==> flow/design.v <==
module shifter(in, shift, out);
  input [15:0] in;
  input [1:0] shift;
  output reg [15:0] out;
  always @(*) begin
    case(shift)
      2'b00: out = in;   
      2'b01: out = in << 1;   
      2'b10: out = in >> 1;   
      2'b11: out = {in[15], in[15:1]};   
      default: out = {16{1'bx}};    
    endcase
  end
endmodule
module ALU(ain, bin, alu_op, out, status);
  input [15:0] ain, bin;
  input [1:0] alu_op;
  output [15:0] out;
  output [2:0] status;
  ALU_result result(ain, bin, alu_op, out);  
  ALU_status result_status(ain, bin, out, status);  
endmodule
module ALU_result(ain, bin, alu_op, out);
  input [15:0] ain, bin;
  input [1:0] alu_op;
  output reg [15:0] out;
  always @(*) begin
    case(alu_op)
      2'b00: out = ain + bin;   
      2'b01: out = ain - bin;   
      2'b10: out = ain & bin;   
      2'b11: out = ~bin;        
      default: out = {16{1'bx}};   
    endcase
  end
endmodule
module ALU_status(ain, bin, alu_result, status);
  input [15:0] ain, bin, alu_result;
  output [2:0] status;
  assign status = {ain[15] & bin[15] & ~alu_result[15],   
                   alu_result[15],         
                   alu_result == 16'b0};   
endmodule
module Load_enabled_register(clk, load, in, out);
  parameter width = 16;  
  input clk, load;
  input [width-1:0] in;
  output [width-1:0] out; 
  reg [width-1:0] out;  
  wire[width-1:0] next_out = load ? in : out;
  always @(posedge clk) begin
    out <= next_out;   
  end
endmodule
module Decoder(in, out);
  parameter in_width = 3;
  parameter out_width = 8;
  input [in_width-1:0] in;
  output [out_width-1:0] out;
  wire [out_width-1:0] out = 1 << in; 
endmodule
module MUX_2in_binary(in1, in0, select, out);
  parameter width = 16;   
  input [width-1:0] in1, in0;
  input select;
  output reg [width-1:0] out;
  always @(*) begin
    case(select)
      1'b0: out = in0;
      1'b1: out = in1;
      default: out = {width{1'bx}};   
    endcase
  end
endmodule
module MUX_4in_binary(in3, in2, in1, in0, select, out);
  parameter width = 16;   
  input [width-1:0] in3, in2, in1, in0;
  input [1:0] select;
  output reg [width-1:0] out;
  always @(*) begin
    case(select)
      2'b00: out = in0;
      2'b01: out = in1;
      2'b10: out = in2;
      2'b11: out = in3;
      default: out = {width{1'bx}};   
    endcase
  end
endmodule
module MUX_8in(in7, in6, in5, in4, in3, in2, in1, in0, select, out);
  parameter width = 16;  
  input [width-1:0] in7, in6, in5, in4, in3, in2, in1, in0;
  input [7:0] select;
  output reg [width-1:0] out;
  always @(*) begin
    case(select)
      8'b00000001: out = in0;
      8'b00000010: out = in1;
      8'b00000100: out = in2;
      8'b00001000: out = in3;
      8'b00010000: out = in4;
      8'b00100000: out = in5;
      8'b01000000: out = in6;
      8'b10000000: out = in7;
      default: out = {width{1'bx}};  
    endcase
  end
endmodule
module Register_file(clk, data_in, write, writenum, readnum, data_out);
  input clk, write;   
  input [2:0] writenum, readnum;   
  input [15:0] data_in;  
  output [15:0] data_out;  
  wire [7:0] decoded_writenum;
  Decoder #(3, 8) decoder_write(writenum, decoded_writenum);
  wire [15:0] R0, R1, R2, R3, R4, R5, R6, R7; 
  Load_enabled_register #(16) R0_reg(clk, write & decoded_writenum[0], data_in, R0);
  Load_enabled_register #(16) R1_reg(clk, write & decoded_writenum[1], data_in, R1);
  Load_enabled_register #(16) R2_reg(clk, write & decoded_writenum[2], data_in, R2);
  Load_enabled_register #(16) R3_reg(clk, write & decoded_writenum[3], data_in, R3);
  Load_enabled_register #(16) R4_reg(clk, write & decoded_writenum[4], data_in, R4);
  Load_enabled_register #(16) R5_reg(clk, write & decoded_writenum[5], data_in, R5);
  Load_enabled_register #(16) R6_reg(clk, write & decoded_writenum[6], data_in, R6);
  Load_enabled_register #(16) R7_reg(clk, write & decoded_writenum[7], data_in, R7);
  wire [7:0] decoded_readnum;
  Decoder #(3, 8) decoder_read(readnum, decoded_readnum);
  MUX_8in #(16) output_multiplexer(R7, R6, R5, R4, R3, R2, R1, R0, decoded_readnum, data_out);
endmodule
module datapath(clk,  
                readnum, vsel, loada, loadb,   
                shift, asel, bsel, ALUop, loadc, loads, sximm5,  
                writenum, write, sximm8, mdata, PC,  
                status, datapath_out  
              );
   input clk, write, asel, bsel, loada, loadb, loadc, loads;
   input [2:0] readnum, writenum;
   input [1:0] ALUop, shift, vsel;
   input [15:0] mdata, sximm8, sximm5;
   input [7:0] PC;
   output [2:0] status;
   output [15:0] datapath_out;  
   wire [15:0] reg_data_in;   
   wire [15:0] reg_data_out;
   Register_file REGFILE(clk, reg_data_in, write, writenum, readnum, reg_data_out);
   wire [15:0] pipeline_reg_A_out, pipeline_reg_B_out;
   Load_enabled_register #(16) pipeline_reg_A(clk, loada, reg_data_out, pipeline_reg_A_out);
   Load_enabled_register #(16) pipeline_reg_B(clk, loadb, reg_data_out, pipeline_reg_B_out);
   wire [15:0] pipeline_reg_B_out_shifted;
   shifter shift_reg_B(pipeline_reg_B_out, shift, pipeline_reg_B_out_shifted);
   wire [15:0] source_operand_A_out, source_operand_B_out;
   MUX_2in_binary source_operand_A(16'b0, pipeline_reg_A_out, asel, source_operand_A_out);
   MUX_2in_binary source_operand_B(sximm5, pipeline_reg_B_out_shifted, bsel, source_operand_B_out);
   wire [15:0] alu_out;
   wire[2:0] alu_status;
   ALU alu_block(source_operand_A_out, source_operand_B_out, ALUop, alu_out, alu_status);
   Load_enabled_register #(3) status_register(clk, loads, alu_status, status);
   Load_enabled_register #(16) pipeline_reg_C(clk, loadc, alu_out, datapath_out);
   MUX_4in_binary writeback_mux(mdata, sximm8, {8'b0, PC}, datapath_out, vsel, reg_data_in);
endmodule
module vDFF(clk,D,Q);
  parameter n=1;
  input clk;
  input [n-1:0] D;
  output [n-1:0] Q;
  reg [n-1:0] Q;
  always @(posedge clk)
    Q <= D;
endmodule
module cpu(clk,reset,s,load,in,out,N,V,Z,w);
  input clk, reset, s, load;
  input [15:0] in;
  output [15:0] out;
  output N, V, Z, w;
  wire [15:0] inst_reg_out;
  Load_enabled_register #(16) instruction_register(clk, load, in, inst_reg_out);
  wire [2:0] nsel, opcode, readnum, writenum;
  wire [1:0] op, ALUop, shift;
  wire [15:0] sximm5, sximm8;
  Inst_dec instruction_decoder(inst_reg_out, nsel, opcode, op, ALUop, sximm5, sximm8, shift, readnum, writenum);
  wire [1:0] vsel;
  wire loada, loadb, asel, bsel, loadc, loads, write; 
  Controller datapath_controller(clk, s, reset, opcode, op, w, loada, loadb, loadc, loads, asel, bsel, vsel, nsel, write);
  datapath DP(.clk(clk),  
                .readnum(readnum), .vsel(vsel), .loada(loada), .loadb(loadb),   
                .shift(shift), .asel(asel), .bsel(bsel), .ALUop(ALUop), .loadc(loadc), .loads(loads), .sximm5(sximm5),  
                .writenum(writenum), .write(write), .sximm8(sximm8), .mdata(16'b0), .PC(8'b0),  
                .status({V, N, Z}), .datapath_out(out)  
              );
endmodule
module Inst_dec(inst_reg, nsel, opcode, op, ALUop, sximm5, sximm8, shift, readnum, writenum);
  input [15:0] inst_reg;
  input [2:0] nsel;
  output [2:0] opcode, readnum, writenum;
  output [1:0] op, ALUop, shift;
  output [15:0] sximm5, sximm8;
  assign opcode = inst_reg[15:13];
  assign op = inst_reg[12:11];
  assign ALUop = op;  
  assign sximm5 = { {11{inst_reg[4]}}, inst_reg[4:0] };   
  assign sximm8 = { {8{inst_reg[7]}}, inst_reg[7:0] };    
  assign shift = inst_reg[4:3];
  assign readnum = (nsel == 3'b001) ? inst_reg[10:8]   
                 : (nsel == 3'b010) ? inst_reg[7:5]    
                 : (nsel == 3'b100) ? inst_reg[2:0]    
                 : 3'bxxx;
  assign writenum = readnum;
endmodule
module Controller(clk, s, reset, opcode, op, w, loada, loadb, loadc, loads, asel, bsel, vsel, nsel, write);
  input clk, s, reset;
  input [2:0] opcode;
  input [1:0] op;
  output w, loada, loadb, loadc, loads, asel, bsel, write;
  output [2:0] nsel;
  output [1:0] vsel;
  wire [2:0] present_state, next_state;
  wire [2:0] next_state_reset = reset ? 3'b000 : next_state;
  reg [15:0] next;
  vDFF #(3) clk_state(clk, next_state_reset, present_state);
  always @(*) begin
    casex({s, opcode, op, present_state})
      {6'b0xxxxx, 3'b000}: next = {3'b000, 13'b1000000000000};   
      {6'b1xxxxx, 3'b000}: next = {3'b001, 13'b1000000000000};  
      {6'bx11010, 3'b001}: next = {3'b101, 13'b0};  
      {6'bx10101, 3'b001}, {6'bx101x0, 3'b001}: next = {3'b010, 13'b0};  
      {6'bx11000, 3'b001}, {6'bx10111, 3'b001}: next = {3'b011, 13'b0};  
      {6'bxxxxxx, 3'b010}: next = {3'b011, 13'b0100000000010};  
      {6'bxxxxxx, 3'b011}: next = {3'b100, 13'b0010000001000};  
      {6'bx11000, 3'b100}: next = {3'b101, 13'b0001010000000};  
      {6'bx10111, 3'b100}, {6'bx101x0, 3'b100}: next = {3'b101, 13'b0001000000000};  
      {6'bx10101, 3'b100}: next = {3'b000, 13'b0000100000000};  
      {6'bx11010, 3'b101}: next = {3'b000, 13'b0000000100011};  
      {6'bxxxxxx, 3'b101}: next = {3'b000, 13'b0000000000101};  
      default: next = {16{1'bx}};
   endcase
  end
  assign {next_state, w, loada, loadb, loadc, loads, asel, bsel, vsel, nsel, write} = next;
endmodule
# Reports on cpu
# Tool output for the design above, in the order of the flow.
# Line numbers count from 1 in the design file above.
# Operators: Yosys type, input widths -> output width; for muxes data width and select width s.
# Cell names lack the library's common part.
# The mark -- stands for no value.
# inputs
top	cpu
clk_port	clk
cell_library	sky130hd
corner	tt_025C_1v80

# After elaboration
# Source: Yosys, flattened and elaborated, memories not mapped. Widths are those after wreduce. Registers that Yosys merges into a memory's read port (data or address) are not register bits. Print and check cells do not count. Equal cells are merged and count once.
# classes
add_sub_neg	2
n_eq	34
shifts	1
mux	11
bitwise	15
n_reduce_logical	9
# op_table
cell	n
$pmux 16 s11	1
$pmux 16 s8	1
$pmux 16 s4	2
$eq 8x8->1 const B	9
$pmux 16 s2	2
$pmux 16 s3	1
$add 16x16->16	1
$sub 16x16->16	1
$and 16x16->16	1
$not 16->16	1
$logic_not 16->1	1
$mux 16	1
$eq 7x7->1 const B	2
$eq 2x2->1 const B	6
$and 1x1->1	10
$eq 3x2->1 const B	3
$mux 3	3
$shl 2x3->8 const A	1
$reduce_or 2->1	4
$eq 8x1->1 const B	1
$eq 8x2->1 const B	1
$eq 8x3->1 const B	1
$eq 8x4->1 const B	1
$eq 8x5->1 const B	1
$eq 8x6->1 const B	1
$eq 8x7->1 const B	1
$eq 2x1->1 const B	3
$logic_not 2->1	3
# Other operator kinds: 5; their cells: 8.
# word_totals
ff_bits	198
inputBits	20
wordCells	86

# Depth
# Yosys ltp: most cells in a row. Word level: on the elaborated netlist, between registers, memories and ports. Mapped: between sequential cells and ports; inverters and the memories' decode and read muxes count.
# logic_depth
depth_word	10
abc_area	0
ltp_mapped	22
mapped_depth_nobuf	18

# Mapped cells and area
# The flow's flattened synthesis, as Yosys stat reports it; memories are mapped. The netlist is that of the ABC_AREA named above (0 if unset); the other value can give another one.
# The area totals of this step are shown rounded.
# types
type	n	area_total_um2
edfxtp_1	195	5.86E+03
nand2_1	105	394.128
mux4_2	16	360.346
mux2i_1	34	340.326
a21oi_1	39	195.187
nor2_1	52	195.187
ha_1	15	187.68
o21ai_0	27	135.13
and2_1	17	106.352
a21o_1	14	105.101
xor2_1	11	96.342
xnor3_1	4	90.086
nand3_1	17	85.082
nor3_1	16	80.077
xnor2_1	9	78.826
clkbuf_1	20	75.072
nand2b_1	11	68.816
buf_2	13	65.062
# Other cell types: 71; their cells: 179.
# mapped
cells	794
mapped_area_um2	10000
sequential_area_um2	5900
ff_cells	198
# The figures by module come from a second, unflattened synthesis with its own total; it is not the netlist above.
# hier_totals
hier_cells	778
hier_area_um2	11000
# Rows give one instance, submodules left out.
# by_module
mod	instances	cells	mod_area_um2	seq_area_um2
Load_enabled_register (width=16)	12	16	480	480
ALU_result	1	218	1400	0.0
MUX_8in (width=16)	1	128	960	0.0
MUX_2in_binary	2	18	250	0.0
MUX_4in_binary	1	20	420	0.0
Inst_dec	1	53	420	0.0
shifter	1	51	360	0.0
Controller	1	40	290	0.0
Decoder	2	8	65	0.0
Load_enabled_register (width=3)	1	3	90	90
vDFF (n=3)	1	3	60	60
Register_file	1	8	50	0.0
ALU_status	1	8	49	0.0
cpu	1	1	3.8	0.0
# Further modules, not shown: 2.

# Path before layout
# OpenSTA on the mapped netlist: ideal clock, no wires. The path of least setup slack (recovery checks aside). Input and output delay are each 20% of the period. Register names are those of the netlist, which keeps one name where synthesis merged equal registers.
# synth_timing
path_type	input port to flip-flop
startpoint	input port s
endpoint	register DP.REGFILE.R1_reg.out[0]
clock_period_ns	10.0
t_first_pin_ns	2.000
arrival_time_ns	4.996
t_required_ns	9.591
setup_slack_ns	4.595
path_delay_ns	3.405
driving_pins	9
period_less_setup_slack_ns	5.405
# "path_delay_ns" is the arrival time less input delay plus setup time.
# "driving_pins" counts driving pins, that of a launching flip-flop among them; a cell with two outputs on the path counts twice.
# "period_less_setup_slack_ns" = period - worst setup slack (recovery checks aside). The figure is calculated, with input and output delays left at 20% of the set period.
# The rows between start and end are the longest chain of elaborated cells between them; the timing report does not say that the signal goes this way. Where chains are equally long, one stands for them.
# A line is the first line of the expression or statement that the cell stems from. Yosys adds cells for indexed reads and writes and turns some case tables into memories.
# Only ways into the end's enable, where the timed path ends, are counted here.
# synth_via
path_cell_list	o221a_2 o2111ai_1 nor4_2 mux2i_1 o21a_1 clkbuf_1 buf_2 o21ai_0 nor3_1
elab_chain_cells	8
# synth_lines
element	line_no	rtl
start: declaration	170	input clk, reset, s, load;
$eq 4x4->1	220	casex({s, opcode, op, present_state})
$pmux 16 s11	220
$eq 3x3->1	204	: (nsel == 3'b100) ? inst_reg[2:0]
$mux 3	204
$mux 3	203	: (nsel == 3'b010) ? inst_reg[7:5]
$mux 3	202	assign readnum = (nsel == 3'b001) ? inst_reg[10:8]
$shl 2x3->8	60	wire [out_width-1:0] out = 1 << in;
$and 1x1->1	118	Load_enabled_register #(16) R1_reg(clk, write & decoded_writenum[1], data_in, R1);
end: assignment	52	out <= next_out;
end: declaration	48	output [width-1:0] out;

# Timing after layout
# From the final timing report of record 2: the path of least setup slack in the routed layout; clock arrival at registers is part of the times.
# layout_timing
path_type	flip-flop to flip-flop
startpoint	register instruction_register.out[11]
endpoint	register DP.pipeline_reg_B.out[6]
clock_period_ns	4.86
t_first_pin_ns	0.45
arrival_time_ns	4.88
t_required_ns	5.02
setup_slack_ns	0.14
driving_pins	16
# The rows between start and end are the longest chain of elaborated cells between them; the timing report does not say that the signal goes this way. Where chains are equally long, one stands for them.
# layout_via
path_cell_list	edfxtp_1 buf_4 nor2b_1 buf_4 or3_1 o2111ai_1 nor4_2 buf_4 mux2i_1 o21a_1 buf_4 mux2i_1 mux2_2 nand2_1 a22oi_1 nor2_1
elab_chain_cells	10
# layout_lines
element	line_no	rtl
start: declaration	48	output [width-1:0] out;
start: assignment	52	out <= next_out;
$eq 8x8->1	220	casex({s, opcode, op, present_state})
$reduce_or 2->1	220
$pmux 16 s11	220
$eq 3x3->1	204	: (nsel == 3'b100) ? inst_reg[2:0]
$mux 3	204
$mux 3	203	: (nsel == 3'b010) ? inst_reg[7:5]
$mux 3	202	assign readnum = (nsel == 3'b001) ? inst_reg[10:8]
$shl 2x3->8	60	wire [out_width-1:0] out = 1 << in;
$eq 8x8->1	96	case(select)
$pmux 16 s8	96
end: assignment	52
end: declaration	48

# Stored flow runs of cpu (5 of them; Yosys, OpenROAD, sky130hd). They differ in their settings and are not a sequence. Constraints: input delay and output delay 20% of the set period each, output load 0.01 pF.
# "achieved_clock_period_ns" means the clock period less the worst setup slack. The figure is calculated, with input and output delays left at 20% of the set period.
# "critical_path_time_ns" = time allowed to the worst setup path (clock period - input delay - output delay, where it has them) - its slack; a late launch clock adds to it, a late capture clock takes from it.
# "totalPower_uw" is the tool's figure for a default switching activity; nothing was simulated.
# The measured numbers are rounded.
# A setting shown as - is not set for that run.
# A result given as - is not shown for that run.
run name	ABC_AREA	CAP_MARGIN	CELL_PAD_IN_SITES_GLOBAL_PLACEMENT	CORE_UTILIZATION	GPL_TIMING_DRIVEN	MIN_ROUTING_LAYER	SETUP_SLACK_MARGIN	TNS_END_PERCENT	period_ns	CORE_MARGIN	SLEW_MARGIN	CELL_PAD_IN_SITES_DETAIL_PLACEMENT	CTS_CLUSTER_DIAMETER	GPL_ROUTABILITY_DRIVEN	HOLD_SLACK_MARGIN	MAX_ROUTING_LAYER	finish.stdcell_area_um2	yosys.chip_area_um2	utilization_frac	ws_setup_ns	achieved_clock_period_ns	critical_path_time_ns	worstPathKind	final_die_area_um2	totalPower_uw
record 1	1	0	2	59	0	met2	0.23	65	3.42	2	20	-	-	-	-	-	-	-	-	-	-	-	-	-	-
record 2	-	0	2	48	-	met2	-	35	4.86	8	15	2	188	0	-0.1	met4	11000	10000	0.57	0.14	4.717	4.72	flip-flop to flip-flop	26000	4400
record 3	-	20	-	40	-	-	-	-	10.0	8	20	-	181	-	0.24	-	11000	10000	0.46	4.5	5.503	3.50	input port to flip-flop	30000	2000
record 4	-	0	2	48	-	met2	-	10	10.0	8	20	1	188	0	-	-	11000	10000	0.55	4.4	5.561	3.56	input port to flip-flop	26000	2000
record 5	-	40	2	48	-	met2	-	-	10.0	8	20	1	188	0	0.07	-	11000	10000	0.56	4.8	5.191	5.19	flip-flop to flip-flop	26000	2000
# Record 1: not finished: placement ended with error GPL-0301
